==> flow/design.v <==
module AFH_map_table(
A,
O
);
input [6:0] A;
output [6:0] O;
assign O = ~A;
endmodule
module div(
clk, rstz,
div_en_p,
dividend,
divisor,
result_o
);
input clk, rstz;
input div_en_p;
input [24:0] dividend;
input [6:0] divisor;
output [49:0] result_o;
parameter IDLE=2'h0, DIVON=2'h1, DIVEnd=2'h2;
reg [1:0] cs, ns;
wire [25:0] div_temp;
reg [50:0] op_dividend;
reg [4:0] divcnt;
always @(posedge clk or negedge rstz)
begin
  if (!rstz)
    begin
      op_dividend <= 0;
      divcnt <=0;
    end  
  else if (div_en_p && (cs==IDLE))
    begin
      op_dividend <= {25'b0,dividend[24:0],1'b0};
      divcnt <=0;
    end  
  else if (cs==DIVON)
    begin
      op_dividend <= div_temp[25] ? {op_dividend[49:0],1'b0} : {div_temp[24:0],op_dividend[24:0],1'b1};
      divcnt <= divcnt + 1'b1;
    end  
end
reg [49:0] result_o;
always @(posedge clk or negedge rstz)
begin
  if (!rstz)
    result_o <= 0;
  else if (cs==DIVEnd)
    result_o <= {op_dividend[50:26],op_dividend[24:0]};   
end
assign div_temp = {1'b0, op_dividend[49:25]} - {1'b0, divisor};
always @(posedge clk or negedge rstz)
begin
  if (!rstz)
    cs <= 0;
  else 
    cs <= ns;
end
always @*
begin
  ns = cs;
  case(cs)
    IDLE:
      begin
        if (div_en_p) ns = DIVON;
      end
    DIVON:
      begin
        if (divcnt==5'd24) ns = DIVEnd;
      end  
    DIVEnd:
      ns = IDLE;  
  endcase
end
endmodule
module hopkernal(
rstz,
X, A, C,
B,
D,
E, F, Fprime,
Y1,
Y2,
regi_AFH_channel_map,
regi_AFH_N,
fk
);
input rstz;
input [4:0] X, C;
input [4:0] A;
input [3:0] B;
input [8:0] D;
input [6:0] E, F, Fprime;
input Y1;
input [5:0] Y2;
input [79:0] regi_AFH_channel_map;
input [6:0] regi_AFH_N;
output [6:0] fk;
wire [4:0] Zprime = X + A;
wire [4:0] Z;
assign Z[0] = B[0] ^ Zprime[0];
assign Z[1] = B[1] ^ Zprime[1];
assign Z[2] = B[2] ^ Zprime[2];
assign Z[3] = B[3] ^ Zprime[3];
assign Z[4] =  Zprime[4];
wire [4:0] stage1_z, stage2_z, stage3_z, stage4_z, stage5_z, stage6_z, stage7_z;
wire [13:0] P = {C[4:0] ^ {5{Y1}}, D[8:0]};
assign stage1_z[1] = P[13] ? Z[2] : Z[1];
assign stage1_z[2] = P[13] ? Z[1] : Z[2];
assign stage1_z[0] = P[12] ? Z[3] : Z[0];
assign stage1_z[3] = P[12] ? Z[0] : Z[3];
assign stage1_z[4] = Z[4];
assign stage2_z[1] = P[11] ? stage1_z[3] : stage1_z[1];
assign stage2_z[3] = P[11] ? stage1_z[1] : stage1_z[3];
assign stage2_z[2] = P[10] ? stage1_z[4] : stage1_z[2];
assign stage2_z[4] = P[10] ? stage1_z[2] : stage1_z[4];
assign stage2_z[0] = stage1_z[0];
assign stage3_z[0] = P[9] ? stage2_z[3] : stage2_z[0];
assign stage3_z[3] = P[9] ? stage2_z[0] : stage2_z[3];
assign stage3_z[1] = P[8] ? stage2_z[4] : stage2_z[1];
assign stage3_z[4] = P[8] ? stage2_z[1] : stage2_z[4];
assign stage3_z[2] = stage2_z[2];
assign stage4_z[3] = P[7] ? stage3_z[4] : stage3_z[3];
assign stage4_z[4] = P[7] ? stage3_z[3] : stage3_z[4];
assign stage4_z[0] = P[6] ? stage3_z[2] : stage3_z[0];
assign stage4_z[2] = P[6] ? stage3_z[0] : stage3_z[2];
assign stage4_z[1] = stage3_z[1];
assign stage5_z[1] = P[5] ? stage4_z[3] : stage4_z[1];
assign stage5_z[3] = P[5] ? stage4_z[1] : stage4_z[3];
assign stage5_z[0] = P[4] ? stage4_z[4] : stage4_z[0];
assign stage5_z[4] = P[4] ? stage4_z[0] : stage4_z[4];
assign stage5_z[2] = stage4_z[2];
assign stage6_z[3] = P[3] ? stage5_z[4] : stage5_z[3];
assign stage6_z[4] = P[3] ? stage5_z[3] : stage5_z[4];
assign stage6_z[1] = P[2] ? stage5_z[2] : stage5_z[1];
assign stage6_z[2] = P[2] ? stage5_z[1] : stage5_z[2];
assign stage6_z[0] = stage5_z[0];
assign stage7_z[2] = P[1] ? stage6_z[3] : stage6_z[2];
assign stage7_z[3] = P[1] ? stage6_z[2] : stage6_z[3];
assign stage7_z[0] = P[0] ? stage6_z[1] : stage6_z[0];
assign stage7_z[1] = P[0] ? stage6_z[0] : stage6_z[1];
assign stage7_z[4] = stage6_z[4];
wire [6:0] em79 = E[6:0] > 7'd78 ? E[6:0]-7'd79 : E[6:0];
wire [7:0] tmp1 = em79 + F[6:0];  
wire [7:0] tmp1m79 = tmp1[7:0] > 8'd78 ? tmp1[7:0]-8'd79 : tmp1[7:0];   
wire [7:0] tmp2 = tmp1m79[6:0] + stage7_z[4:0] + Y2;                    
wire [6:0] adder2m79 = tmp2 > 7'd78 ? tmp2-7'd79 : tmp2[6:0];
wire rfchused = regi_AFH_channel_map[adder2m79[6:0]];
wire [6:0] emN = {2'b0,E[6:0]} >= {regi_AFH_N,2'b0}                 ? {2'b0,E[6:0]} - {regi_AFH_N,2'b0} :
                 {2'b0,E[6:0]} >= ({regi_AFH_N,1'b0}+regi_AFH_N) ? {2'b0,E[6:0]} - ({regi_AFH_N,1'b0}+regi_AFH_N) :
                 {1'b0,E[6:0]} >= {regi_AFH_N,1'b0}                 ? {1'b0,E[6:0]} - {regi_AFH_N,1'b0} :
                 E[6:0] >= regi_AFH_N                              ? E[6:0]-regi_AFH_N : E[6:0];
wire [7:0] tmp1N = emN + Fprime[6:0];  
wire [7:0] tmp1mN = tmp1N[7:0] >= regi_AFH_N ? tmp1N[7:0]-regi_AFH_N : tmp1N[7:0];   
wire [4:0] a7zmN = {2'b0,stage7_z[4:0]} >= regi_AFH_N ? {2'b0,stage7_z[4:0]} - regi_AFH_N : stage7_z[4:0];  
wire [7:0] tmp2N = tmp1mN[6:0] + a7zmN + Y2;                                      
wire [6:0] adder2mN = tmp2N >= regi_AFH_N ? tmp2N-regi_AFH_N : tmp2N[6:0];
wire [6:0] kprimem = adder2mN;
wire [6:0] fkprime, basicfk;
AFH_map_table AFH_map_table_u(
.A(kprimem),
.O(fkprime)
);
assign basicfk = (adder2m79<=7'd39) ? {adder2m79[5:0], 1'b0} : {(adder2m79-7'd40), 1'b1};
assign fk = rfchused ? basicfk : fkprime;
endmodule
module hopctrlwd(
clk_6M, rstz, p_033us,
mpr_Y,
counter_clkN1, counter_clkE1,
psrxfhs_succ_p,
psrxfhs,
pstxid,
m_tslot_p, ms_tslot_p,
ps_N_incr_p,
pageAB_2Npage_count, 
Atrain,
regi_interlace_offset, regi_page_k_nudge,
regi_AFH_mode,
regi_AFH_N,
ps, gips, is, giis, page, inquiry, mpr, spr, ir, conns,
prs_clock_frozen, prm_clock_frozen,
CLK, CLKE, CLKN, BD_ADDR,
counter_isFHS,
Xprm, Xir, Xprs,
X,
Y1,
Y2,
A,
B,
C,
D,
E, F, Fprime
);
input clk_6M, rstz, p_033us;
input mpr_Y;
input [5:0] counter_clkN1;
input [5:0] counter_clkE1;
input psrxfhs_succ_p;
input psrxfhs;
input pstxid;
input m_tslot_p, ms_tslot_p;
input ps_N_incr_p;
input [3:0] pageAB_2Npage_count;
input Atrain;
input [4:0] regi_interlace_offset, regi_page_k_nudge;
input regi_AFH_mode;
input [6:0] regi_AFH_N;
input ps, gips, is, giis, page, inquiry, mpr, spr, ir, conns;
input prs_clock_frozen, prm_clock_frozen;
input [27:0] CLK, CLKE, CLKN, BD_ADDR;
input [4:0] counter_isFHS;
output [4:0] Xprm, Xir, Xprs;
output [4:0] X;
output Y1;
output [5:0] Y2;
output [4:0] A;
output [3:0] B;
output [4:0] C;
output [8:0] D;
output [6:0] E, F, Fprime;
wire [1:0] k_nudge;
wire [4:0] k_offset;
reg [27:0] CLKN_frozen, CLKE_frozen;
reg [4:0] k_offset_frozen;
reg [4:0] k_nudge_frozen;
always @(posedge clk_6M or negedge rstz)
begin
  if (!rstz)
    begin
     CLKN_frozen <= 0;
    end 
  else if (!prs_clock_frozen)
    begin
     CLKN_frozen <= CLKN;
    end 
end
always @(posedge clk_6M or negedge rstz)
begin
  if (!rstz)
    begin
     CLKE_frozen <= 0;
     k_offset_frozen <= 0;
     k_nudge_frozen <= 0;
    end 
  else if (!prm_clock_frozen)
    begin
     CLKE_frozen <= CLKE;
     k_offset_frozen <= k_offset;
     k_nudge_frozen <= k_nudge;
    end 
end
assign k_nudge = regi_page_k_nudge;  
assign k_offset = Atrain ? 5'd24 : 5'd8;
wire [3:0] xpt = {CLKE[4:2],CLKE[0]} - CLKE[16:12];    
wire [4:0] Xp = CLKE[16:12] + k_offset + k_nudge + xpt ;   
wire [4:0] Xprs = CLKN_frozen[16:12] + counter_clkN1[5:1];
wire [3:0] xprmt = {CLKE_frozen[4:2],CLKE_frozen[0]} - CLKE_frozen[16:12];
wire [4:0] Xprm = CLKE_frozen[16:12] + k_offset_frozen + k_nudge_frozen + xprmt + counter_clkE1[5:1];
wire [3:0] xit = {CLKN[4:2],CLKN[0]} - CLKN[16:12];
wire [4:0] Xi = CLKN[16:12] + k_offset + k_nudge + xit ;
wire [4:0] Xir = CLKN[16:12] + counter_isFHS ;
assign X = ({5{ps}}      & CLKN[16:12]) |     
           ({5{gips}}    & (CLKN[16:12]+regi_interlace_offset)) |   
           ({5{is}}      & Xir[4:0]) |        
           ({5{giis}}    & (Xir[4:0]+regi_interlace_offset)) |      
           ({5{page}}    & Xp[4:0]) |
           ({5{inquiry}} & Xi[4:0]) |
           ({5{mpr}}     & Xprm[4:0]) |    
           ({5{spr}}     & Xprs[4:0]) |    
           ({5{ir}}      & Xir[4:0]) |     
           ({5{conns}}   & CLK[6:2]);      
wire spr_Y = pstxid | (psrxfhs ? 1'b0 : counter_clkN1[0]);
assign Y1 =({1{page}}    & CLKE[1]) |
           ({1{inquiry}} & CLKN[1]) |
           ({1{mpr}}     & mpr_Y  ) |   
           ({1{spr}}     & spr_Y  ) |   
           ({1{ir}}      & 1'b1) |     
           ({1{conns}}   & (CLK[1]&(!regi_AFH_mode)) );      
assign Y2 =({6{page}}    & {CLKE[1],5'b0}) |
           ({6{inquiry}} & {CLKN[1],5'b0}) |
           ({6{mpr}}     & {mpr_Y  ,5'b0}) |   
           ({6{spr}}     & {spr_Y  ,5'b0}) |   
           ({6{ir}}      & {1'b1   ,5'b0}) |     
           ({6{conns}}   & {(CLK[1]&(!regi_AFH_mode)) ,5'b0});      
assign A = ({5{ps}}      & BD_ADDR[27:23]) |     
           ({5{gips}}    & BD_ADDR[27:23]) |   
           ({5{is}}      & BD_ADDR[27:23]) |        
           ({5{giis}}    & BD_ADDR[27:23]) |      
           ({5{page}}    & BD_ADDR[27:23]) |
           ({5{inquiry}} & BD_ADDR[27:23]) |
           ({5{mpr}}     & BD_ADDR[27:23]) |    
           ({5{spr}}     & BD_ADDR[27:23]) |    
           ({5{ir}}      & BD_ADDR[27:23]) |     
           ({5{conns}}   & BD_ADDR[27:23] ^ CLK[25:21]);      
assign B = BD_ADDR[22:19];
assign C = ({5{ps}}      & {BD_ADDR[8],BD_ADDR[6],BD_ADDR[4],BD_ADDR[2],BD_ADDR[0]}) |     
           ({5{gips}}    & {BD_ADDR[8],BD_ADDR[6],BD_ADDR[4],BD_ADDR[2],BD_ADDR[0]}) |   
           ({5{is}}      & {BD_ADDR[8],BD_ADDR[6],BD_ADDR[4],BD_ADDR[2],BD_ADDR[0]}) |        
           ({5{giis}}    & {BD_ADDR[8],BD_ADDR[6],BD_ADDR[4],BD_ADDR[2],BD_ADDR[0]}) |      
           ({5{page}}    & {BD_ADDR[8],BD_ADDR[6],BD_ADDR[4],BD_ADDR[2],BD_ADDR[0]}) |
           ({5{inquiry}} & {BD_ADDR[8],BD_ADDR[6],BD_ADDR[4],BD_ADDR[2],BD_ADDR[0]}) |
           ({5{mpr}}     & {BD_ADDR[8],BD_ADDR[6],BD_ADDR[4],BD_ADDR[2],BD_ADDR[0]}) |    
           ({5{spr}}     & {BD_ADDR[8],BD_ADDR[6],BD_ADDR[4],BD_ADDR[2],BD_ADDR[0]}) |    
           ({5{ir}}      & {BD_ADDR[8],BD_ADDR[6],BD_ADDR[4],BD_ADDR[2],BD_ADDR[0]}) |     
           ({5{conns}}   & {BD_ADDR[8],BD_ADDR[6],BD_ADDR[4],BD_ADDR[2],BD_ADDR[0]} ^ CLK[20:16]);      
assign D = ({9{ps}}      & BD_ADDR[18:10]) |     
           ({9{gips}}    & BD_ADDR[18:10]) |   
           ({9{is}}      & BD_ADDR[18:10]) |        
           ({9{giis}}    & BD_ADDR[18:10]) |      
           ({9{page}}    & BD_ADDR[18:10]) |
           ({9{inquiry}} & BD_ADDR[18:10]) |
           ({9{mpr}}     & BD_ADDR[18:10]) |    
           ({9{spr}}     & BD_ADDR[18:10]) |    
           ({9{ir}}      & BD_ADDR[18:10]) |     
           ({9{conns}}   & (BD_ADDR[18:10] ^ CLK[15:7]));      
assign E = {BD_ADDR[13],BD_ADDR[11],BD_ADDR[9],BD_ADDR[7],BD_ADDR[5],BD_ADDR[3],BD_ADDR[1]};           
reg div_en_p;
always @(posedge clk_6M or negedge rstz)
begin
  if (!rstz)
     div_en_p <= 0;
  else 
     div_en_p <= (CLK[6:0]==7'hff) & ms_tslot_p;
end
wire divffclk = clk_6M;
wire [24:0] Ft, nc1;
div mod79_F(
.clk      (divffclk                   ),
.rstz     (rstz                       ),
.div_en_p (div_en_p                   ),
.dividend ({CLK[27:7],4'b0}           ),
.divisor  (7'd79                      ),
.result_o ({Ft[24:0],nc1[24:0]}       )
);
assign F = ({7{conns}} & Ft[6:0]);
wire [24:0] Fprimet, nc2;
div mod79_Fprime(
.clk      (divffclk                   ),
.rstz     (rstz                       ),
.div_en_p (div_en_p                   ),
.dividend ({CLK[27:7],4'b0}           ),
.divisor  (regi_AFH_N                 ),
.result_o ({Fprimet[24:0],nc2[24:0]}  )
);
assign Fprime = ({7{conns}} & Fprimet[6:0]);
endmodule
module fkctrl(
clk_6M, rstz,
regi_isMaster,
ir,
psrxfhs_succ_p,
fk_page,
page,
ps_pagerespTO,
scancase,
m_half_tslot_p,
mpr,
m_tslot_p,
connsnewslave, connsnewmaster,
CLKN, CLKE, CLK,
txbit_period, rxbit_period,
fkset_p,   
ps, pstxid, psrxfhs, psackfhs, pagetxfhs, pagetmp, pagerxackfhs ,
corre_threshold,
counter_clkN1,
counter_clkE1,
fk_pstxid,
fk_psrxfhs,
fk_psackfhs,
fk_connsnewslave, fk_connsnewmaster,
fk_pagetxfhs,
fk_pagerxackfhs,
fk_spr, fk_mpr,
fk_chg_p, fk_chg_p_ff
);
input clk_6M, rstz;
input regi_isMaster;
input ir;
input psrxfhs_succ_p;
input fk_page;
input page;
input ps_pagerespTO;
input scancase;
input m_half_tslot_p;
input mpr;
input m_tslot_p;
input connsnewslave, connsnewmaster;
input [27:0] CLKN, CLKE, CLK;
input txbit_period, rxbit_period;
input fkset_p;   
input ps, pstxid, psrxfhs, psackfhs, pagetxfhs, pagetmp, pagerxackfhs ;
input corre_threshold;
output [5:0] counter_clkN1;
output [5:0] counter_clkE1;
output fk_pstxid;
output fk_psrxfhs;
output fk_psackfhs;
output fk_connsnewslave, fk_connsnewmaster;
output fk_pagetxfhs;
output fk_pagerxackfhs;
output fk_spr, fk_mpr;
output fk_chg_p, fk_chg_p_ff;
assign fk_spr = fk_pstxid | fk_psrxfhs | fk_psackfhs;
assign fk_mpr = fk_pagetxfhs | fk_pagerxackfhs;
wire ir_fkset_p = regi_isMaster ? fkset_p & !ir : fkset_p;
wire fk_chg_p = ((!(txbit_period | rxbit_period)) & ir_fkset_p);  
wire psrxfhs_fk_chg_p = fk_psrxfhs & fkset_p;
wire scancase_fk_chg_p = (scancase) & fkset_p;
reg fk_chg_p_ff;
always @(posedge clk_6M or negedge rstz)
begin
  if (!rstz)
     fk_chg_p_ff <= 0;
  else 
     fk_chg_p_ff <= fk_chg_p | scancase_fk_chg_p | psrxfhs_fk_chg_p;
end
reg fk_pstxid;
always @(posedge clk_6M or negedge rstz)
begin
  if (!rstz)
     fk_pstxid <= 0;
  else if (ps & corre_threshold & fkset_p)   
     fk_pstxid <= 1'b1;
  else if (pstxid & fk_chg_p)
     fk_pstxid <= 1'b0;
end
reg fk_psrxfhs;
always @(posedge clk_6M or negedge rstz)
begin
  if (!rstz)
     fk_psrxfhs <= 0;
  else if (pstxid & fk_chg_p)
     fk_psrxfhs <= 1'b1;
  else if ((psrxfhs & corre_threshold & fk_chg_p) | ps_pagerespTO)
     fk_psrxfhs <= 1'b0;
end
reg fk_psackfhs;
always @(posedge clk_6M or negedge rstz)
begin
  if (!rstz)
     fk_psackfhs <= 0;
  else if (psrxfhs & corre_threshold & fk_chg_p)
     fk_psackfhs <= 1'b1;
  else if (psackfhs & fk_chg_p & CLKN[0])
     fk_psackfhs <= 1'b0;
end
reg fk_connsnewslave;
always @(posedge clk_6M or negedge rstz)
begin
  if (!rstz)
     fk_connsnewslave <= 0;
  else if (psackfhs & fk_chg_p & CLKN[0])
     fk_connsnewslave <= 1'b1;
  else if (connsnewslave & fk_chg_p & CLK[0])   
     fk_connsnewslave <= 1'b0;
end
reg fk_pagetxfhs;
always @(posedge clk_6M or negedge rstz)
begin
  if (!rstz)
     fk_pagetxfhs <= 0;
  else if ( (pagetmp & fk_chg_p) | (pagerxackfhs & !corre_threshold & fk_chg_p) )
     fk_pagetxfhs <= 1'b1;
  else if ((pagetxfhs & fk_chg_p) | fk_page)
     fk_pagetxfhs <= 1'b0;
end
reg fk_pagerxackfhs;
always @(posedge clk_6M or negedge rstz)
begin
  if (!rstz)
     fk_pagerxackfhs <= 0;
  else if (pagetxfhs & fk_chg_p)
     fk_pagerxackfhs <= 1'b1;
  else if (pagerxackfhs & fk_chg_p & CLKE[0])
     fk_pagerxackfhs <= 1'b0;
end
reg fk_connsnewmaster;
always @(posedge clk_6M or negedge rstz)
begin
  if (!rstz)
     fk_connsnewmaster <= 0;
  else if (pagerxackfhs & corre_threshold & m_half_tslot_p)   
     fk_connsnewmaster <= 1'b1;
  else if ((connsnewmaster & fk_chg_p & CLK[0]) | page )  
     fk_connsnewmaster <= 1'b0;
end
wire ps_N_incr_p = (pstxid & fk_chg_p) | ((psrxfhs|psackfhs) & fkset_p & CLKN[0]);
reg [5:0] counter_clkN1;
always @(posedge clk_6M or negedge rstz)
begin
  if (!rstz)
    begin
     counter_clkN1 <= 0;
    end 
  else if (ps & corre_threshold & fkset_p)   
    begin
     counter_clkN1 <= 6'h1;
    end 
  else if (psrxfhs_succ_p)
     counter_clkN1 <= {counter_clkN1[5:1],1'b0};
  else if (ps_N_incr_p)
    begin
     counter_clkN1 <= counter_clkN1+1'b1;
    end 
end
wire page_N_incr_p = fk_chg_p & CLKE[0] & (pagetxfhs | pagerxackfhs);
reg [5:0] counter_clkE1;
always @(posedge clk_6M or negedge rstz)
begin
  if (!rstz)
    begin
     counter_clkE1 <= 0;
    end 
  else if (!fk_mpr)   
    begin
     counter_clkE1 <= 6'd0;
    end 
  else if (page_N_incr_p)  
    begin
     counter_clkE1 <= counter_clkE1+1'b1;
    end 
end
endmodule
module hopselection(
clk_6M, rstz, p_033us,
regi_isMaster,
ps_pagerespTO,
fk_page,
scancase,
m_half_tslot_p,
connsnewslave, connsnewmaster,
txbit_period, rxbit_period,
fkset_p,   
psackfhs, pagetxfhs, pagetmp, pagerxackfhs ,
corre_threshold,
psrxfhs_succ_p,
psrxfhs,
pstxid,
m_tslot_p, ms_tslot_p,
ps_N_incr_p,
pageAB_2Npage_count, 
Atrain,
regi_interlace_offset, regi_page_k_nudge,
regi_AFH_mode,
regi_AFH_N, regi_AFH_channel_map,
ps, gips, is, giis, page, inquiry, mpr, spr, ir, conns,
prs_clock_frozen, prm_clock_frozen,
CLK, CLKE, CLKN, BD_ADDR,
counter_isFHS,
fk,
fk_chg_p, fk_chg_p_ff,
fk_pstxid
);
input clk_6M, rstz, p_033us;
input regi_isMaster;
input ps_pagerespTO;
input fk_page;
input scancase;
input m_half_tslot_p;
input connsnewslave, connsnewmaster;
input txbit_period, rxbit_period;
input fkset_p;   
input psackfhs, pagetxfhs, pagetmp, pagerxackfhs ;
input corre_threshold;
wire [5:0] counter_clkN1;
wire [5:0] counter_clkE1;
input psrxfhs_succ_p;
input psrxfhs;
input pstxid;
input m_tslot_p, ms_tslot_p;
input ps_N_incr_p;
input [3:0] pageAB_2Npage_count;
input Atrain;
input [4:0] regi_interlace_offset, regi_page_k_nudge;
input regi_AFH_mode;
input [6:0] regi_AFH_N;
input [79:0] regi_AFH_channel_map;
input ps, gips, is, giis, page, inquiry, mpr, spr, ir, conns;
input prs_clock_frozen, prm_clock_frozen;
input [27:0] CLK, CLKE, CLKN, BD_ADDR;
input [4:0] counter_isFHS;
output [6:0] fk;
output fk_chg_p, fk_chg_p_ff;
output fk_pstxid;
wire [4:0] Xprm, Xir, Xprs;
wire [4:0] X;
wire Y1;
wire [5:0] Y2;
wire [4:0] A;
wire [3:0] B;
wire [4:0] C;
wire [8:0] D;
wire [6:0] E, F, Fprime;
wire fk_connsnewslave, fk_connsnewmaster;
wire fk_conns = conns | fk_connsnewslave | fk_connsnewmaster;
wire [27:0] fk_CLK = fk_conns ? CLK + 1'b1 : CLK;
wire [27:0] fk_CLKE = CLKE + 1'b1;
wire [27:0] fk_CLKN = CLKN + 1'b1;
hopctrlwd hopctrlwd_u(
.clk_6M               (clk_6M               ), 
.rstz                 (rstz                 ), 
.p_033us              (p_033us              ),
.mpr_Y                (counter_clkE1[0]     ),
.counter_clkN1        (counter_clkN1        ),  
.counter_clkE1        (counter_clkE1        ),       
.psrxfhs_succ_p       (psrxfhs_succ_p       ),
.psrxfhs              (fk_psrxfhs              ),
.pstxid               (fk_pstxid               ),
.m_tslot_p            (m_tslot_p            ),
.ms_tslot_p           (ms_tslot_p           ),
.ps_N_incr_p          (ps_N_incr_p          ),
.pageAB_2Npage_count  (pageAB_2Npage_count  ), 
.Atrain               (Atrain               ),
.regi_interlace_offset(regi_interlace_offset),
.regi_page_k_nudge    (regi_page_k_nudge    ),
.regi_AFH_mode        (regi_AFH_mode        ),
.regi_AFH_N           (regi_AFH_N           ),
.ps                   (ps                   ), 
.gips                 (gips                 ), 
.is                   (is                   ), 
.giis                 (giis                 ), 
.page                 (fk_page                 ), 
.inquiry              (inquiry              ), 
.mpr                  (fk_mpr                  ), 
.spr                  (fk_spr                  ), 
.ir                   (ir                   ), 
.conns                (fk_conns                ),
.prs_clock_frozen     (prs_clock_frozen     ), 
.prm_clock_frozen     (prm_clock_frozen     ),
.CLK                  (fk_CLK                  ), 
.CLKE                 (fk_CLKE                 ), 
.CLKN                 (fk_CLKN                 ), 
.BD_ADDR              (BD_ADDR          ),
.counter_isFHS        (counter_isFHS        ),
.Xprm                 (Xprm                 ), 
.Xir                  (Xir                  ),
.Xprs                 (Xprs                 ), 
.X                    (X                    ),
.Y1                   (Y1                   ),
.Y2                   (Y2                   ),
.A                    (A                    ),
.B                    (B                    ),
.C                    (C                    ),
.D                    (D                    ),
.E                    (E                    ), 
.F                    (F                    ), 
.Fprime               (Fprime               )
);
hopkernal hopkernal_u(
.rstz                (rstz                ),
.X                   (X                   ), 
.A                   (A                   ), 
.C                   (C                   ),
.B                   (B                   ),
.D                   (D                   ),
.E                   (E                   ), 
.F                   (F                   ),
.Fprime              (Fprime              ),
.Y1                  (Y1                  ),
.Y2                  (Y2                  ),
.regi_AFH_channel_map(regi_AFH_channel_map),
.regi_AFH_N          (regi_AFH_N          ),
.fk                  (fk                  )
);
fkctrl fkctrl_u(
.clk_6M         (clk_6M         ), 
.rstz           (rstz           ),
.regi_isMaster  (regi_isMaster  ),
.ir             (ir             ),
.psrxfhs_succ_p (psrxfhs_succ_p ),
.fk_page        (fk_page        ),
.page           (page           ),
.ps_pagerespTO  (ps_pagerespTO  ),
.scancase       (scancase       ),
.m_half_tslot_p (m_half_tslot_p ),
.mpr            (mpr            ),
.m_tslot_p      (m_tslot_p      ),
.connsnewslave  (connsnewslave  ),
.connsnewmaster (connsnewmaster ),
.CLKN           (CLKN           ),
.CLKE           (CLKE           ),
.CLK            (CLK            ),
.txbit_period   (txbit_period   ), 
.rxbit_period   (rxbit_period   ),
.fkset_p        (fkset_p        ),   
.ps             (ps             ), 
.pstxid         (pstxid         ), 
.psrxfhs        (psrxfhs        ), 
.psackfhs       (psackfhs       ), 
.pagetxfhs      (pagetxfhs      ), 
.pagetmp        (pagetmp        ), 
.pagerxackfhs   (pagerxackfhs   ),
.corre_threshold(corre_threshold),
.counter_clkN1   (counter_clkN1   ),
.counter_clkE1   (counter_clkE1   ),
.fk_pstxid       (fk_pstxid       ),
.fk_psrxfhs      (fk_psrxfhs      ),
.fk_psackfhs     (fk_psackfhs     ),
.fk_connsnewslave(fk_connsnewslave),
.fk_connsnewmaster(fk_connsnewmaster),
.fk_pagetxfhs    (fk_pagetxfhs    ),
.fk_pagerxackfhs (fk_pagerxackfhs ),
.fk_spr          (fk_spr          ),
.fk_mpr          (fk_mpr          ),
.fk_chg_p        (fk_chg_p        ),
.fk_chg_p_ff     (fk_chg_p_ff     )
);
endmodule
# Reports on hopselection
# Module hopselection before and after one edit of its RTL, step after step.
# Lines under "before" count in the file above, lines under "after" in the edited file.
# "change" is "after" less "before", of the values as shown; "rel_change_pct" is that difference over "before", in percent.
# Operators carry their Yosys type and port widths (W data, S select, Z words).
# Cell names lack the library's common part.
# The mark -- stands for no value.
[design] design="hopselection" clk_port="clk_6M" lib="sky130hd" pvt_corner="tt_025C_1v80"

# Diff
# Unified diff, file above to edited file.
# The edited RTL no longer does the same as the RTL above: the edit was made by script, with no optimisation intended.
# begin of diff
@@ -532,5 +532,5 @@
 m_half_tslot_p,
 connsnewslave, connsnewmaster,
-txbit_period, rxbit_period,
+txbit_period, rxbit_period_i,
 fkset_p,   
 psackfhs, pagetxfhs, pagetmp, pagerxackfhs ,
@@ -561,5 +561,5 @@
 input m_half_tslot_p;
 input connsnewslave, connsnewmaster;
-input txbit_period, rxbit_period;
+input txbit_period, rxbit_period_i;
 input fkset_p;   
 input psackfhs, pagetxfhs, pagetmp, pagerxackfhs ;
@@ -585,4 +585,6 @@
 output fk_chg_p, fk_chg_p_ff;
 output fk_pstxid;
+reg rxbit_period;
+always @(posedge clk_6M) rxbit_period <= rxbit_period_i;
 wire [4:0] Xprm, Xir, Xprs;
 wire [4:0] X;
# end of diff

# Elaborated design
# Counts by Yosys on the flattened word-level netlist (proc, flatten, opt, wreduce; memories kept). Register bits leave out memories and registers merged into their read ports (data or address). Print and check cells are left out. Cells with the same type and inputs are merged into one.
[bits] item="out_inout_bits" before=10 after=10 change=0 rel_change_pct=0.00
[bits] item="inputBits" before=256 after=256 change=0 rel_change_pct=0.00
[bits] item="ff_bits" before=240 after=241 change=1 rel_change_pct=0.42
[bits] item="elab_cells" before=348 after=349 change=1 rel_change_pct=0.29
[classes] item="eq_ne" before=13 after=13 change=0 rel_change_pct=0.00
[classes] item="shift" before=1 after=1 change=0 rel_change_pct=0.00
[classes] item="addsub" before=45 after=45 change=0 rel_change_pct=0.00
[classes] item="n_cmp" before=11 after=11 change=0 rel_change_pct=0.00
[classes] item="mux" before=78 after=78 change=0 rel_change_pct=0.00
[classes] item="reduce_logical" before=24 after=24 change=0 rel_change_pct=0.00
[classes] item="logic" before=152 after=152 change=0 rel_change_pct=0.00
[op_table] operator="$mux W1" before=44 after=44 change=0 rel_change_pct=0.00
[op_table] operator="$and A1 B1 Y1" before=34 after=34 change=0 rel_change_pct=0.00
[op_table] operator="$and A5 B5 Y5" before=30 after=30 change=0 rel_change_pct=0.00
[op_table] operator="$or A5 B5 Y5" before=27 after=27 change=0 rel_change_pct=0.00
[op_table] operator="$or A1 B1 Y1" before=21 after=21 change=0 rel_change_pct=0.00
[op_table] operator="$mux W7" before=11 after=11 change=0 rel_change_pct=0.00
[op_table] operator="$and A9 B9 Y9" before=10 after=10 change=0 rel_change_pct=0.00
[op_table] operator="$reduce_bool A2 Y1" before=10 after=10 change=0 rel_change_pct=0.00
[op_table] operator="$add A5 B5 Y5" before=9 after=9 change=0 rel_change_pct=0.00
[op_table] operator="$or A9 B9 Y9" before=9 after=9 change=0 rel_change_pct=0.00
[op_table] operator="$mux W5" before=6 after=6 change=0 rel_change_pct=0.00
[op_table] operator="$mux W50" before=6 after=6 change=0 rel_change_pct=0.00
[op_table] operator="$sub A7 B7 Y7" before=6 after=6 change=0 rel_change_pct=0.00
[op_table] operator="$and A6 B6 Y6" before=5 after=5 change=0 rel_change_pct=0.00
[op_table] operator="$mux W6" before=5 after=5 change=0 rel_change_pct=0.00
[op_table] operator="$or A6 B6 Y6" before=5 after=5 change=0 rel_change_pct=0.00
[op_table] operator="$logic_not A1 Y1" before=4 after=4 change=0 rel_change_pct=0.00
[op_table] operator="$xor A1 B1 Y1" before=4 after=4 change=0 rel_change_pct=0.00
[op_table] operator="$add A5 B2 Y5" before=3 after=3 change=0 rel_change_pct=0.00
[op_table] operator="$add A5 B4 Y5" before=3 after=3 change=0 rel_change_pct=0.00
[op_table] operator="$mux W2" before=3 after=3 change=0 rel_change_pct=0.00
[op_table] operator="$ne A2 B1 Y1 const B" before=3 after=3 change=0 rel_change_pct=0.00
[op_table] operator="$ne A2 B2 Y1 const B" before=3 after=3 change=0 rel_change_pct=0.00
[op_table] operator="$reduce_bool A3 Y1" before=3 after=3 change=0 rel_change_pct=0.00
[op_table] operator="$sub A4 B4 Y4" before=3 after=3 change=0 rel_change_pct=0.00
[op_table] operator="$sub A7 B7 Y7 const B" before=3 after=3 change=0 rel_change_pct=0.00
[op_table] operator="$xor A5 B5 Y5" before=3 after=3 change=0 rel_change_pct=0.00
[op_table] operator="$add A17 B1 Y17 const B" before=2 after=2 change=0 rel_change_pct=0.00
# The list need not be complete.

# Logic depth
# Yosys ltp: most cells in a row. Word level: on the elaborated netlist, between registers, memories and ports. Mapped: between sequential cells and ports; inverters and the memories' decode and read muxes count.
[depth] item="ltp_word" before=29 after=29 change=0 rel_change_pct=0.00
[depth] item="ABC_AREA" before="0" after="0"
[depth] item="mapped_depth" before=55 after=55 change=0 rel_change_pct=0.00
[depth] item="depth_no_buf" before=54 after=54 change=0 rel_change_pct=0.00

# Netlist
# Yosys stat after the flow's synthesis: flattened, memories mapped to cells. It holds for the ABC_AREA given above (unset counts as 0); a run with the other value may have another netlist.
[mapped] item="buffers" before=82 after=82 change=0 rel_change_pct=0.00
[mapped] item="cell_count" before=1974 after=1975 change=1 rel_change_pct=0.05
[mapped] item="ffs" before=169 after=170 change=1 rel_change_pct=0.59
[mapped] item="yosys_area_um2" before=17606.9 after=17626.9 change=20.0 rel_change_pct=0.11
[mapped] item="sequential_area_um2" before=4231.6 after=4251.6 change=20.0 rel_change_pct=0.47
[types] type="dfxtp_1" before=0 after=1 change=1
[types] type="dfrtp_1" before=167 after=167 change=0 rel_change_pct=0.00
[types] type="nor2_1" before=156 after=156 change=0 rel_change_pct=0.00
[types] type="ha_1" before=143 after=143 change=0 rel_change_pct=0.00
[types] type="nand2_1" before=143 after=143 change=0 rel_change_pct=0.00
[types] type="xnor2_1" before=127 after=127 change=0 rel_change_pct=0.00
[types] type="inv_1" before=118 after=118 change=0 rel_change_pct=0.00
[types] type="a21oi_1" before=103 after=103 change=0 rel_change_pct=0.00
[types] type="o21ai_0" before=96 after=96 change=0 rel_change_pct=0.00
[types] type="mux2i_1" before=95 after=95 change=0 rel_change_pct=0.00
[types] type="xor2_1" before=77 after=77 change=0 rel_change_pct=0.00
[types] type="clkbuf_1" before=67 after=67 change=0 rel_change_pct=0.00
[types] type="a211oi_1" before=65 after=65 change=0 rel_change_pct=0.00
[types] type="a21o_1" before=56 after=56 change=0 rel_change_pct=0.00
[types] type="nand3_1" before=51 after=51 change=0 rel_change_pct=0.00
[types] type="mux2_2" before=45 after=45 change=0 rel_change_pct=0.00
[types] type="nor3_1" before=45 after=45 change=0 rel_change_pct=0.00
[types] type="mux4_2" before=38 after=38 change=0 rel_change_pct=0.00
# The list need not be complete.
# The figures by module come from a second, unflattened synthesis with its own total; it is not the netlist above.
[hier_totals] item="hier_cells" before=2385 after=2467 change=82 rel_change_pct=3.44
[hier_totals] item="hier_area_um2" before=22494.1 after=22938.2 change=444.1 rel_change_pct=1.97
# Rows give one instance, submodules left out.
[by_module_before] module="div" n_inst=2 n_cells=476 seq_area_um2=2728.9 area_um2=5300.1
[by_module_before] module="hopkernal" n_inst=1 n_cells=730 seq_area_um2=0.0 area_um2=6138.4
[by_module_before] module="hopctrlwd" n_inst=1 n_cells=361 seq_area_um2=475.5 area_um2=3116.7
[by_module_before] module="hopselection" n_inst=1 n_cells=233 seq_area_um2=0.0 area_um2=1594.0
[by_module_before] module="fkctrl" n_inst=1 n_cells=102 seq_area_um2=500.5 area_um2=1018.5
[by_module_before] module="AFH_map_table" n_inst=1 n_cells=7 seq_area_um2=0.0 area_um2=26.3
[by_module_after] module="div" n_inst=2 n_cells=476 seq_area_um2=2728.9 area_um2=5300.1
[by_module_after] module="hopkernal" n_inst=1 n_cells=811 seq_area_um2=0.0 area_um2=6562.5
[by_module_after] module="hopctrlwd" n_inst=1 n_cells=361 seq_area_um2=475.5 area_um2=3116.7
[by_module_after] module="hopselection" n_inst=1 n_cells=234 seq_area_um2=20.0 area_um2=1614.0
[by_module_after] module="fkctrl" n_inst=1 n_cells=102 seq_area_um2=500.5 area_um2=1018.5
[by_module_after] module="AFH_map_table" n_inst=1 n_cells=7 seq_area_um2=0.0 area_um2=26.3

# Timing after synthesis
# Path of least setup slack by OpenSTA after synthesis, without wires, with an ideal clock, recovery checks aside; 20% of the period is set as input and as output delay. Where synthesis merged equal registers, the netlist keeps one of their names.
[synth_timing] item="path_type" before="input to output" after="input to output"
[synth_timing] item="start" before="input CLKN[6]" after="input CLKN[6]"
[synth_timing] item="end" before="output fk[4]" after="output fk[4]"
[synth_timing] item="launch_ns" before=5.000 after=5.000 change=0.000 rel_change_pct=0.00
[synth_timing] item="in_delay_ns" before=5.000 after=5.000 change=0.000 rel_change_pct=0.00
[synth_timing] item="t_required_ns" before=20.000 after=20.000 change=0.000 rel_change_pct=0.00
[synth_timing] item="path_delay_ns" before=10.304 after=10.304 change=0.000 rel_change_pct=0.00
[synth_timing] item="period_ns" before=25.0 after=25.0 change=0.0 rel_change_pct=0.00
[synth_timing] item="path_stages" before=43 after=43 change=0 rel_change_pct=0.00
[synth_timing] item="slack_ns" before=4.696 after=4.696 change=0.000
[synth_timing] item="path_buffers" before=3 after=3 change=0 rel_change_pct=0.00
[synth_timing] item="out_delay_ns" before=5.000 after=5.000 change=0.000 rel_change_pct=0.00
[synth_timing] item="arrival_time_ns" before=15.304 after=15.304 change=0.000 rel_change_pct=0.00
[synth_timing] item="period_less_setup_slack_ns" before=20.304 after=20.304 change=0.000 rel_change_pct=0.00
# "path_delay_ns" is the arrival time less input delay plus setup time.
# A path that ends at an output port has no setup time.
# "path_stages": output pins that drive a net of the path, with the launching flip-flop's if there is one; two outputs of one cell count as two.
# "period_less_setup_slack_ns" = period - worst setup slack (recovery checks aside). The figure is calculated, with input and output delays left at 20% of the set period.
# The rows between start and end are the longest chain of elaborated cells between them; the timing report does not say that the signal goes this way. Where chains are equally long, one stands for them.
# A line is the first line of the expression or statement that the cell stems from. Yosys adds cells for indexed reads and writes and turns some case tables into memories.
[synth_between_before] path_cell_list="nand4_1 or3_1 nor2_1 xor2_1 fa_1 inv_1 fa_1 ha_1 fa_1 xor2_1 a222oi_1 nand3_1 a211o_1 ha_1 a21o_1 inv_1 or4_1 o311ai_1 [... 7 more ...] inv_1 ha_1 clkbuf_1 buf_1 clkbuf_1 inv_1 ha_1 nor2_1 nand3_1 a21oi_1 nor3_2 nor3b_4 xor2_2 mux4_2 o31ai_1 or4_4 a31oi_4 mux2_2" elab_chain_cells=29 cone_cells=75 cone_lines=52 cone_classes="add/sub: 17; compare: 4; shift: 1; mux: 33; logic: 20"
[synth_lines_before] item="start, declared" line_no=582 rtl="input [27:0] CLK, CLKE, CLKN, BD_ADDR;"
[synth_lines_before] item="$add A17 B1 Y17" line_no=600 rtl="wire [27:0] fk_CLKN = CLKN + 1'b1;"
[synth_lines_before] item="$add A5 B5 Y5" line_no=265 rtl="({5{gips}}    & (CLKN[16:12]+regi_interlace_offset)) |"
[synth_lines_before] item="$and A5 B5 Y5" line_no=265
[synth_lines_before] item="$or A5 B5 Y5 x9" line_no=264 rtl="assign X = ({5{ps}}      & CLKN[16:12]) |"
[synth_lines_before] item="$add A5 B5 Y5" line_no=100 rtl="wire [4:0] Zprime = X + A;"
[synth_lines_before] item="$xor A1 B1 Y1" line_no=105 rtl="assign Z[3] = B[3] ^ Zprime[3];"
[synth_lines_before] item="$mux W1" line_no=112 rtl="assign stage1_z[3] = P[12] ? Z[0] : Z[3];"
[synth_lines_before] item="[... 7 more ...]"
[synth_lines_before] item="$mux W5" line_no=156 rtl="wire [4:0] a7zmN = {2'b0,stage7_z[4:0]} >= regi_AFH_N ? {2'b0,stage7_z[4:0]} - regi_AFH_N : stage7_z[4:0];"
[synth_lines_before] item="$add A7 B5 Y8" line_no=157 rtl="wire [7:0] tmp2N = tmp1mN[6:0] + a7zmN + Y2;"
[synth_lines_before] item="$add A8 B6 Y8" line_no=157
[synth_lines_before] item="$sub A7 B7 Y7" line_no=158 rtl="wire [6:0] adder2mN = tmp2N >= regi_AFH_N ? tmp2N-regi_AFH_N : tmp2N[6:0];"
[synth_lines_before] item="$mux W7" line_no=158
[synth_lines_before] item="$not A7 Y7" line_no=7 rtl="assign O = ~A;"
[synth_lines_before] item="$mux W7" line_no=166 rtl="assign fk = rfchused ? basicfk : fkprime;"
[synth_lines_before] item="end, declared" line_no=584 rtl="output [6:0] fk;"
# Some nets on the timed path still bear RTL names; the line given drives or declares the net.
[synth_named_nets_before] signal="fk_CLKN[13]" line_no=600
[synth_between_after] path_cell_list="nand4_1 or3_1 nor2_1 xor2_1 fa_1 inv_1 fa_1 ha_1 fa_1 xor2_1 a222oi_1 nand3_1 a211o_1 ha_1 a21o_1 inv_1 or4_1 o311ai_1 [... 7 more ...] inv_1 ha_1 clkbuf_1 buf_1 clkbuf_1 inv_1 ha_1 nor2_1 nand3_1 a21oi_1 nor3_2 nor3b_4 xor2_2 mux4_2 o31ai_1 or4_4 a31oi_4 mux2_2" elab_chain_cells=29 cone_cells=75 cone_lines=52 cone_classes="add/sub: 17; compare: 4; shift: 1; mux: 33; logic: 20"
[synth_lines_after] item="start, declared" line_no=582 rtl="input [27:0] CLK, CLKE, CLKN, BD_ADDR;"
[synth_lines_after] item="$add A17 B1 Y17" line_no=602 rtl="wire [27:0] fk_CLKN = CLKN + 1'b1;"
[synth_lines_after] item="$add A5 B5 Y5" line_no=265 rtl="({5{gips}}    & (CLKN[16:12]+regi_interlace_offset)) |"
[synth_lines_after] item="$and A5 B5 Y5" line_no=265
[synth_lines_after] item="$or A5 B5 Y5 x9" line_no=264 rtl="assign X = ({5{ps}}      & CLKN[16:12]) |"
[synth_lines_after] item="$add A5 B5 Y5" line_no=100 rtl="wire [4:0] Zprime = X + A;"
[synth_lines_after] item="$xor A1 B1 Y1" line_no=105 rtl="assign Z[3] = B[3] ^ Zprime[3];"
[synth_lines_after] item="$mux W1" line_no=112 rtl="assign stage1_z[3] = P[12] ? Z[0] : Z[3];"
[synth_lines_after] item="[... 7 more ...]"
[synth_lines_after] item="$mux W5" line_no=156 rtl="wire [4:0] a7zmN = {2'b0,stage7_z[4:0]} >= regi_AFH_N ? {2'b0,stage7_z[4:0]} - regi_AFH_N : stage7_z[4:0];"
[synth_lines_after] item="$add A7 B5 Y8" line_no=157 rtl="wire [7:0] tmp2N = tmp1mN[6:0] + a7zmN + Y2;"
[synth_lines_after] item="$add A8 B6 Y8" line_no=157
[synth_lines_after] item="$sub A7 B7 Y7" line_no=158 rtl="wire [6:0] adder2mN = tmp2N >= regi_AFH_N ? tmp2N-regi_AFH_N : tmp2N[6:0];"
[synth_lines_after] item="$mux W7" line_no=158
[synth_lines_after] item="$not A7 Y7" line_no=7 rtl="assign O = ~A;"
[synth_lines_after] item="$mux W7" line_no=166 rtl="assign fk = rfchused ? basicfk : fkprime;"
[synth_lines_after] item="end, declared" line_no=584 rtl="output [6:0] fk;"
[synth_named_nets_after] signal="fk_CLKN[13]" line_no=602

# Timing after layout
# Path of least setup slack in the final report of the runs of pair 1 (OpenROAD, finished layout, wires in). Where an end is a register, its clock arrival counts in the times.
[layout_timing] item="path_type" before="input to output" after="input to output"
[layout_timing] item="start" before="input CLKN[0]" after="input CLKN[4]"
[layout_timing] item="end" before="output fk[4]" after="output fk[3]"
[layout_timing] item="period_ns" before=25.0 after=25.0 change=0.0 rel_change_pct=0.00
[layout_timing] item="arrival_time_ns" before=17.82 after=17.74 change=-0.08 rel_change_pct=-0.45
[layout_timing] item="path_stages" before=45 after=55 change=10 rel_change_pct=22.22
[layout_timing] item="in_delay_ns" before=5.00 after=5.00 change=0.00 rel_change_pct=0.00
[layout_timing] item="t_required_ns" before=20.00 after=20.00 change=0.00 rel_change_pct=0.00
[layout_timing] item="path_buffers" before=2 after=3 change=1 rel_change_pct=50.00
[layout_timing] item="out_delay_ns" before=5.00 after=5.00 change=0.00 rel_change_pct=0.00
[layout_timing] item="launch_ns" before=5.00 after=5.00 change=0.00 rel_change_pct=0.00
[layout_timing] item="slack_ns" before=2.18 after=2.26 change=0.08
# The rows between start and end are the longest chain of elaborated cells between them; the timing report does not say that the signal goes this way. Where chains are equally long, one stands for them.
[layout_between_before] path_cell_list="clkdlybuf4s50_1 ha_1 nand3_1 nor3_1 xnor2_1 nand2_1 inv_1 fa_1 inv_1 fa_1 ha_1 fa_1 xor2_1 a222oi_1 nand3_1 a211o_1 ha_1 a21o_1 [... 9 more ...] inv_1 ha_2 inv_1 fa_1 inv_1 ha_1 nor2_1 nand3_1 a21oi_1 nor3_2 or2_1 mux4_2 and3_1 a2111oi_0 a221oi_1 a31oi_4 mux2_2 clkdlybuf4s50_1" elab_chain_cells=29 cone_cells=88 cone_lines=57 cone_classes="add/sub: 17; compare: 4; shift: 1; mux: 33; logic: 33"
[layout_lines_before] item="start, declared" line_no=582 rtl="input [27:0] CLK, CLKE, CLKN, BD_ADDR;"
[layout_lines_before] item="$add A17 B1 Y17" line_no=600 rtl="wire [27:0] fk_CLKN = CLKN + 1'b1;"
[layout_lines_before] item="$add A5 B5 Y5" line_no=265 rtl="({5{gips}}    & (CLKN[16:12]+regi_interlace_offset)) |"
[layout_lines_before] item="$and A5 B5 Y5" line_no=265
[layout_lines_before] item="$or A5 B5 Y5 x9" line_no=264 rtl="assign X = ({5{ps}}      & CLKN[16:12]) |"
[layout_lines_before] item="$add A5 B5 Y5" line_no=100 rtl="wire [4:0] Zprime = X + A;"
[layout_lines_before] item="$xor A1 B1 Y1" line_no=105 rtl="assign Z[3] = B[3] ^ Zprime[3];"
[layout_lines_before] item="$mux W1" line_no=112 rtl="assign stage1_z[3] = P[12] ? Z[0] : Z[3];"
[layout_lines_before] item="[... 7 more ...]"
[layout_lines_before] item="$mux W5" line_no=156 rtl="wire [4:0] a7zmN = {2'b0,stage7_z[4:0]} >= regi_AFH_N ? {2'b0,stage7_z[4:0]} - regi_AFH_N : stage7_z[4:0];"
[layout_lines_before] item="$add A7 B5 Y8" line_no=157 rtl="wire [7:0] tmp2N = tmp1mN[6:0] + a7zmN + Y2;"
[layout_lines_before] item="$add A8 B6 Y8" line_no=157
[layout_lines_before] item="$sub A7 B7 Y7" line_no=158 rtl="wire [6:0] adder2mN = tmp2N >= regi_AFH_N ? tmp2N-regi_AFH_N : tmp2N[6:0];"
[layout_lines_before] item="$mux W7" line_no=158
[layout_lines_before] item="$not A7 Y7" line_no=7 rtl="assign O = ~A;"
[layout_lines_before] item="$mux W7" line_no=166 rtl="assign fk = rfchused ? basicfk : fkprime;"
[layout_lines_before] item="end, declared" line_no=584 rtl="output [6:0] fk;"
# Some nets on the timed path still bear RTL names; the line given drives or declares the net.
[layout_named_nets_before] signal="fk_CLKN[12]" line_no=600
[layout_between_after] path_cell_list="clkdlybuf4s50_1 nand4_1 or3_1 nor2_1 xor2_1 inv_1 ha_1 a21o_1 a21oi_1 xor2_1 ha_1 inv_1 ha_1 xor2_1 a222oi_1 nand3_1 a211o_1 ha_1 [... 19 more ...] o41ai_1 buf_4 o31a_1 o21ai_0 ha_1 a21o_1 a21oi_1 o21bai_1 a21o_1 xor2_1 ha_1 nand4_1 nor2_1 a211oi_1 and2_1 mux2_2 mux2i_1 clkdlybuf4s50_1" elab_chain_cells=29 cone_cells=75 cone_lines=52 cone_classes="add/sub: 17; compare: 4; shift: 1; mux: 33; logic: 20"
[layout_lines_after] item="start, declared" line_no=582 rtl="input [27:0] CLK, CLKE, CLKN, BD_ADDR;"
[layout_lines_after] item="$add A17 B1 Y17" line_no=602 rtl="wire [27:0] fk_CLKN = CLKN + 1'b1;"
[layout_lines_after] item="$add A5 B5 Y5" line_no=265 rtl="({5{gips}}    & (CLKN[16:12]+regi_interlace_offset)) |"
[layout_lines_after] item="$and A5 B5 Y5" line_no=265
[layout_lines_after] item="$or A5 B5 Y5 x9" line_no=264 rtl="assign X = ({5{ps}}      & CLKN[16:12]) |"
[layout_lines_after] item="$add A5 B5 Y5" line_no=100 rtl="wire [4:0] Zprime = X + A;"
[layout_lines_after] item="$xor A1 B1 Y1" line_no=105 rtl="assign Z[3] = B[3] ^ Zprime[3];"
[layout_lines_after] item="$mux W1" line_no=112 rtl="assign stage1_z[3] = P[12] ? Z[0] : Z[3];"
[layout_lines_after] item="[... 7 more ...]"
[layout_lines_after] item="$mux W5" line_no=156 rtl="wire [4:0] a7zmN = {2'b0,stage7_z[4:0]} >= regi_AFH_N ? {2'b0,stage7_z[4:0]} - regi_AFH_N : stage7_z[4:0];"
[layout_lines_after] item="$add A7 B5 Y8" line_no=157 rtl="wire [7:0] tmp2N = tmp1mN[6:0] + a7zmN + Y2;"
[layout_lines_after] item="$add A8 B6 Y8" line_no=157
[layout_lines_after] item="$sub A7 B7 Y7" line_no=158 rtl="wire [6:0] adder2mN = tmp2N >= regi_AFH_N ? tmp2N-regi_AFH_N : tmp2N[6:0];"
[layout_lines_after] item="$mux W7" line_no=158
[layout_lines_after] item="$not A7 Y7" line_no=7 rtl="assign O = ~A;"
[layout_lines_after] item="$mux W7" line_no=166 rtl="assign fk = rfchused ? basicfk : fkprime;"
[layout_lines_after] item="end, declared" line_no=584 rtl="output [6:0] fk;"
[layout_named_nets_after] signal="fk_CLKN[13]" line_no=602

# Flow runs
# Runs of the flow (Yosys, OpenROAD) on both versions; the two runs of a pair have the same settings. The constraints put input and output delay at 20% of the set period each and load the outputs with 0.01 pF.
[flow_settings_pair_1] CORE_UTILIZATION=40 PLACE_DENSITY=0.6 period_ns=25.0 CAP_MARGIN=20 CORE_MARGIN=2 SLEW_MARGIN=20
[measured_pair_1] item="final_setup_ws_ns" before=2.177 after=2.257 change=0.080
[measured_pair_1] item="stdcell_area_um2" before=21114.0 after=21162.8 change=48.8 rel_change_pct=0.23
[measured_pair_1] item="total_die_area_um2" before=45710.4 after=45761.8 change=51.4 rel_change_pct=0.11
[measured_pair_1] item="timing.setup.tns_ns" before=0.000 after=0.000 change=0.000
[measured_pair_1] item="synth_chip_area_um2" before=17606.9 after=17626.9 change=20.0 rel_change_pct=0.11
[measured_pair_1] item="achieved_clock_period_ns" before=22.823 after=22.743 change=-0.080 rel_change_pct=-0.35
[flow_settings_pair_2] CELL_PAD_IN_SITES_DETAIL_PLACEMENT=0 CORE_MARGIN=6 CORE_UTILIZATION=28 GPL_ROUTABILITY_DRIVEN=1 MAX_ROUTING_LAYER="met5" PLACE_DENSITY_LB_ADDON=0.12 period_ns=39.2 CAP_MARGIN=20 SLEW_MARGIN=20
[measured_pair_2] item="final_setup_ws_ns" before=10.492 after=10.528 change=0.036
[measured_pair_2] item="stdcell_area_um2" before=21406.8 after=21444.3 change=37.5 rel_change_pct=0.18
[measured_pair_2] item="total_die_area_um2" before=69042.8 after=69119.0 change=76.2 rel_change_pct=0.11
[measured_pair_2] item="timing.setup.tns_ns" before=0.000 after=0.000 change=0.000
[measured_pair_2] item="synth_chip_area_um2" before=17606.9 after=17626.9 change=20.0 rel_change_pct=0.11
[measured_pair_2] item="achieved_clock_period_ns" before=28.708 after=28.672 change=-0.036 rel_change_pct=-0.13
# "achieved_clock_period_ns" is the run's clock period less its worst setup slack. It is reckoned from that one timing run; input and output delays stay at 20% of the period that was set.
